==> flow/design.v <==
module apb_slave (
  input  logic        PCLK,
  input  logic        PRESETn,
  input  logic [31:0] PADDR,
  input  logic        PSEL,
  input  logic        PENABLE,
  input  logic        PWRITE,
  input  logic [31:0] PWDATA,
  output logic [31:0] PRDATA,
  output logic        PREADY,
  output logic        PSLVERR
);
  logic [15:0] [31:0] registers;
  logic [3:0] addr_index;
  logic       addr_valid;
  assign addr_index = PADDR[5:2];
  assign addr_valid = (PADDR[31:6] == 0);
  typedef enum logic [1:0] {
    IDLE,
    SETUP,
    ACCESS
  } apb_state_t;
  apb_state_t current_state, next_state;
  always_ff @(posedge PCLK or negedge PRESETn) begin
    if (!PRESETn) begin
      current_state <= IDLE;
    end else begin
      current_state <= next_state;
    end
  end
  always_comb begin
    case (current_state)
      IDLE: begin
        if (PSEL && !PENABLE)
          next_state = SETUP;
        else
          next_state = IDLE;
      end
      SETUP: begin
        if (PSEL && PENABLE)
          next_state = ACCESS;
        else
          next_state = IDLE;
      end
      ACCESS: begin
        if (PSEL && !PENABLE)
          next_state = SETUP;
        else
          next_state = IDLE;
      end
      default:
        next_state = IDLE;
    endcase
  end
  always_ff @(posedge PCLK or negedge PRESETn) begin
    if (!PRESETn) begin
      for (int i = 0; i < 16; i++)
        registers[i] <= 32'h0;
      PRDATA <= 32'h0;
      PREADY <= 1'b1;   
      PSLVERR <= 1'b0;  
    end
    else begin
      PREADY <= (next_state != SETUP);
      PSLVERR <= 1'b0;
      if (current_state == SETUP && PSEL && PENABLE) begin
        if (!addr_valid) begin
          PSLVERR <= 1'b1;
        end
        else if (!PWRITE) begin
          PRDATA <= registers[addr_index];
        end
      end
      if (current_state == ACCESS && PSEL && PENABLE && addr_valid && PWRITE) begin
        registers[addr_index] <= PWDATA;
      end
    end
  end
endmodule
From RTL to reports: apb_slave --
The steps from the RTL of apb_slave to its reports follow in flow order. Lines are those of the file above, counted from 1. Operators carry their Yosys type and port widths (W data, S select, Z words). Library cell names are shortened. Not given: n/a
Set-up: top apb_slave, clock port PCLK, standard-cell library sky130hd, corner tt_025C_1v80

Word-level counts --
Counts by Yosys on the flattened word-level netlist (proc, flatten, opt, wreduce; memories kept). Register bits leave out memories and registers merged into their read ports (data or address); mux counts leave out enables and synchronous resets folded into registers. Print and check cells are left out. Cells with the same type and inputs are merged into one.
Bit counts: bits in registers 548, output and inout bits 34, cells after elaboration 34
Operators by class: $add $sub $neg 1, equal/unequal tests 3, shifts and indexed selects 3, mux-type cells 5, bitwise operators 4, reductions and logical operators 13
Operator list (count):
- $shift A32 B33 Y512 | 1
- $shift A32 B33 Y512 const A | 1
- $shiftx A512 B10 Y32 | 1
- $and A512 B512 Y512 | 1
- $or A512 B512 Y512 | 1
- $not A512 Y512 | 1
- $neg A9 Y33 | 1
- $logic_not A26 Y1 | 1
- $logic_and A1 B1 Y1 | 8
- $pmux W2 S2 | 1
- $reduce_and A3 Y1 | 1
- $mux W1 | 3
- $eq A2 B1 Y1 const B | 1
- $ne A2 B1 Y1 const B | 1
- $eq A2 B2 Y1 const B | 1
- $logic_not A2 Y1 | 1
- $reduce_or A2 Y1 | 1
- $mux W2 | 1
- $not A1 Y1 | 1
- $logic_not A1 Y1 | 1

Logic depth --
Depth = most cells in a row (Yosys ltp): at word level without a register or memory, in the mapped netlist without a sequential cell, where the memories' decode and read muxes count.
Depth: word-level depth 5, ABC_AREA 1, depth in mapped cells 14, mapped depth without buffers 10

Synthesis result --
Source: synth_stat.txt of the flow (Yosys; design flattened, memories mapped). It holds for the ABC_AREA given above (unset counts as 0); a run with the other value may have another netlist.
Synthesis totals: cells in the netlist 4298, synthesis area 29572.1 um2, area of sequential cells 13740.7 um2, mapped flip-flops 549
Cells by type:
- dfrtp_1 | count 547, area in all 1.37E+04 um2
- nand2_1 | count 2188, area in all 8.21E+03 um2
- nand3_1 | count 560, area in all 2.8E+03 um2
- nand4_1 | count 165, area in all 1032.24 um2
- clkbuf_1 | count 185, area in all 694.416 um2
- nor3_1 | count 131, area in all 655.629 um2
- buf_2 | count 127, area in all 635.61 um2
- nor2_1 | count 164, area in all 615.59 um2
- a21oi_1 | count 64, area in all 320.307 um2
- o21ai_0 | count 53, area in all 265.254 um2
- inv_1 | count 43, area in all 161.405 um2
- buf_1 | count 25, area in all 93.84 um2
- buf_4 | count 12, area in all 90.086 um2
- nand3_2 | count 6, area in all 60.058 um2
- o21ai_1 | count 12, area in all 60.058 um2
- dfstp_2 | count 2, area in all 52.55 um2
- nor3_2 | count 3, area in all 30.029 um2
- ha_1 | count 2, area in all 25.024 um2
Other cell types: 6; their cells: 9.

Timing after synthesis --
Source: OpenSTA report_checks on the synthesized netlist (no wires, ideal clock, input and output delay 20% of the period each), path of least setup slack; recovery checks are left aside. Register names are those of the netlist, which keeps one name where synthesis merged equal registers.
Path after synthesis: kind input-to-reg, start point in PADDR[3], end point reg registers, clock period 5.0 ns, input delay 1.000 ns, setup time 0.117 ns, time at the first pin 1.000 ns, data arrival time 3.005 ns, slack 1.878 ns, path delay 2.122 ns, stages 13, buffers on the path 5, period reached after synthesis 3.122 ns
"path delay" = arrival - input delay + setup time. "stages": output pins that drive a net of the path, with the launching flip-flop's if there is one; two outputs of one cell count as two. "period reached after synthesis" is the clock period less the worst setup slack; recovery checks do not enter. This is arithmetic on one report: input and output delays are still those of the set period (20% each). Where an end lacks its bit number, it is one bit of the signal, or one of the new flip-flops if synthesis recoded a state register. The rows between start and end are the longest chain of elaborated cells between them; the timing report does not say that the signal goes this way. Where chains are equally long, one stands for them. Each line given opens the expression or statement behind the cell; cells for indexed reads and writes are added by Yosys, which also makes memories of some case tables.
Between the ends, after synthesis: cells stage by stage inv_1 > clkbuf_1 > clkbuf_1 > ha_1 > buf_2 > inv_1 > clkbuf_1 > clkbuf_1 > nor2_1 > nand3_1 > nand2_1 > nand2_1 > nand2_1, cells in the longest elaborated chain 5, elaborated cells between the ends (all ways) 6, RTL lines with such cells 1, classes of those cells add/sub: 1; shift: 2; logic: 3
RTL lines, path after synthesis:
- start, declared | line 4 | input  logic [31:0] PADDR,
- $neg A9 Y33 | line 75 | registers[addr_index] <= PWDATA;
- $shift A32 B33 Y512 | line 75
- $not A512 Y512 | line 75
- $and A512 B512 Y512 | line 75
- $or A512 B512 Y512 | line 75
- end, assigned | line 75
- end, declared | line 13 | logic [15:0] [31:0] registers;

Path in the finished layout --
Path of least setup slack in the final report of flow run 1 (OpenROAD, finished layout, wires in). Where an end is a register, its clock arrival counts in the times.
Path post-layout: kind input-to-reg, start point in PADDR[3], end point reg registers, clock period 5.0 ns, input delay 1.00 ns, setup time 0.11 ns, time at the first pin 1.00 ns, data arrival time 5.61 ns, slack -0.08 ns, stages 14, buffers on the path 6
Where an end lacks its bit number, it is one bit of the signal, or one of the new flip-flops if synthesis recoded a state register. The rows between start and end are the longest chain of elaborated cells between them; the timing report does not say that the signal goes this way. Where chains are equally long, one stands for them.
Between the ends, post-layout: cells stage by stage clkdlybuf4s50_1 > inv_1 > clkbuf_1 > clkbuf_1 > ha_1 > buf_2 > inv_1 > buf_1 > clkbuf_1 > nor2_1 > nand3_1 > nand2_1 > nand2_1 > nand2_1, cells in the longest elaborated chain 5, elaborated cells between the ends (all ways) 6, RTL lines with such cells 1, classes of those cells add/sub: 1; shift: 2; logic: 3
RTL lines, path post-layout:
- start, declared | line 4 | input  logic [31:0] PADDR,
- $neg A9 Y33 | line 75 | registers[addr_index] <= PWDATA;
- $shift A32 B33 Y512 | line 75
- $not A512 Y512 | line 75
- $and A512 B512 Y512 | line 75
- $or A512 B512 Y512 | line 75
- end, assigned | line 75
- end, declared | line 13 | logic [15:0] [31:0] registers;

Memo
Re: implementation data of apb_slave

Measured results for apb_slave: 2 stored runs of the Yosys and OpenROAD flow on sky130hd. The settings differ; the order carries no meaning. The constraints put input and output delay at 20% of the set period each and load the outputs with 0.01 pF.
"clock period achieved" is the run's clock period less its worst setup slack. It is reckoned from that one timing run; input and output delays stay at 20% of the period that was set.
"time used up by the worst setup path" means the part of the period allowed to the worst setup path (the constraints hold back 20% at inputs and 20% at outputs) less its slack; where the path has registers, the arrival times of their clocks count too.
"power" is the tool's figure for a default switching activity; nothing was simulated.

[flow run 1] flow files
==> flow/run.sh <==
#!/bin/bash
# the make line also repeats the synthesis and layout settings of config.mk as NAME=value (left out here)
make -C /OpenROAD-flow-scripts/flow DESIGN_CONFIG=/design/flow/config.mk WORK_HOME=/design/flow/orfs CLKGATE_MAP_FILE= finish
==> flow/config.mk <==
export PLATFORM = sky130hd
export DESIGN_NAME = apb_slave
export DESIGN_NICKNAME = apb_slave
export VERILOG_FILES = /design/flow/design.v
export SDC_FILE = /design/flow/constraint.sdc
export NUM_CORES = 4
export LEC_CHECK = 0
export ABC_AREA = 1
export CAP_MARGIN = 5
export CELL_PAD_IN_SITES_GLOBAL_PLACEMENT = 0
export CORE_ASPECT_RATIO = 0.91
export CORE_MARGIN = 4
export CORE_UTILIZATION = 57
export CTS_CLUSTER_DIAMETER = 267
export GPL_ROUTABILITY_DRIVEN = 0
export GPL_TIMING_DRIVEN = 0
export HOLD_SLACK_MARGIN = 0.28
export MAX_ROUTING_LAYER = met4
export MIN_ROUTING_LAYER = met1
export SLEW_MARGIN = 20
export TNS_END_PERCENT = 45
==> flow/constraint.sdc <==
create_clock -name core_clock -period 5.0 [get_ports {PCLK}]
set_input_delay 1.0000 -clock core_clock [delete_from_list [all_inputs] [get_ports {PCLK}]]
set_output_delay 1.0000 -clock core_clock [all_outputs]
set_load 0.01 [all_outputs]

[flow run 1] result: post-route worst hold slack 0.471 ns; final setup TNS -0.470 ns; overall die area 55,592.3 um2; area of the standard cells in the finished layout 33,609.7 um2; power 10.300 mW; clock period achieved 5.079 ns; mapped cell area after synthesis 29,572.1 um2; utilization after routing 65.6%; worst slack on setup checks -0.079 ns; time used up by the worst setup path 4.08 ns; worst path kind input-to-reg

[flow run 2] flow files
==> flow/run.sh <==
#!/bin/bash
# the make line also repeats the synthesis and layout settings of config.mk as NAME=value (left out here)
make -C /OpenROAD-flow-scripts/flow DESIGN_CONFIG=/design/flow/config.mk WORK_HOME=/design/flow/orfs CLKGATE_MAP_FILE= finish
==> flow/config.mk <==
export PLATFORM = sky130hd
export DESIGN_NAME = apb_slave
export DESIGN_NICKNAME = apb_slave
export VERILOG_FILES = /design/flow/design.v
export SDC_FILE = /design/flow/constraint.sdc
export NUM_CORES = 4
export LEC_CHECK = 0
export CAP_MARGIN = 10
export CELL_PAD_IN_SITES_DETAIL_PLACEMENT = 1
export CELL_PAD_IN_SITES_GLOBAL_PLACEMENT = 0
export CORE_ASPECT_RATIO = 0.8
export CORE_MARGIN = 10
export CORE_UTILIZATION = 16
export CTS_CLUSTER_SIZE = 63
export GPL_ROUTABILITY_DRIVEN = 0
export MIN_ROUTING_LAYER = met1
export PLACE_DENSITY_LB_ADDON = 0.21
export SLEW_MARGIN = 20
export TNS_END_PERCENT = 10
==> flow/constraint.sdc <==
create_clock -name core_clock -period 6.76 [get_ports {PCLK}]
set_input_delay 1.3520 -clock core_clock [delete_from_list [all_inputs] [get_ports {PCLK}]]
set_output_delay 1.3520 -clock core_clock [all_outputs]
set_load 0.01 [all_outputs]

[flow run 2] result: time used up by the worst setup path 2.97 ns; worst path kind input-to-reg; overall die area 169,306.0 um2; mapped cell area after synthesis 24,504.8 um2; area of the standard cells in the finished layout 29,623.4 um2; post-route worst hold slack 0.488 ns; final setup TNS 0.000 ns; utilization after routing 19.5%; power 6.733 mW; worst slack on setup checks 2.440 ns; clock period achieved 4.320 ns
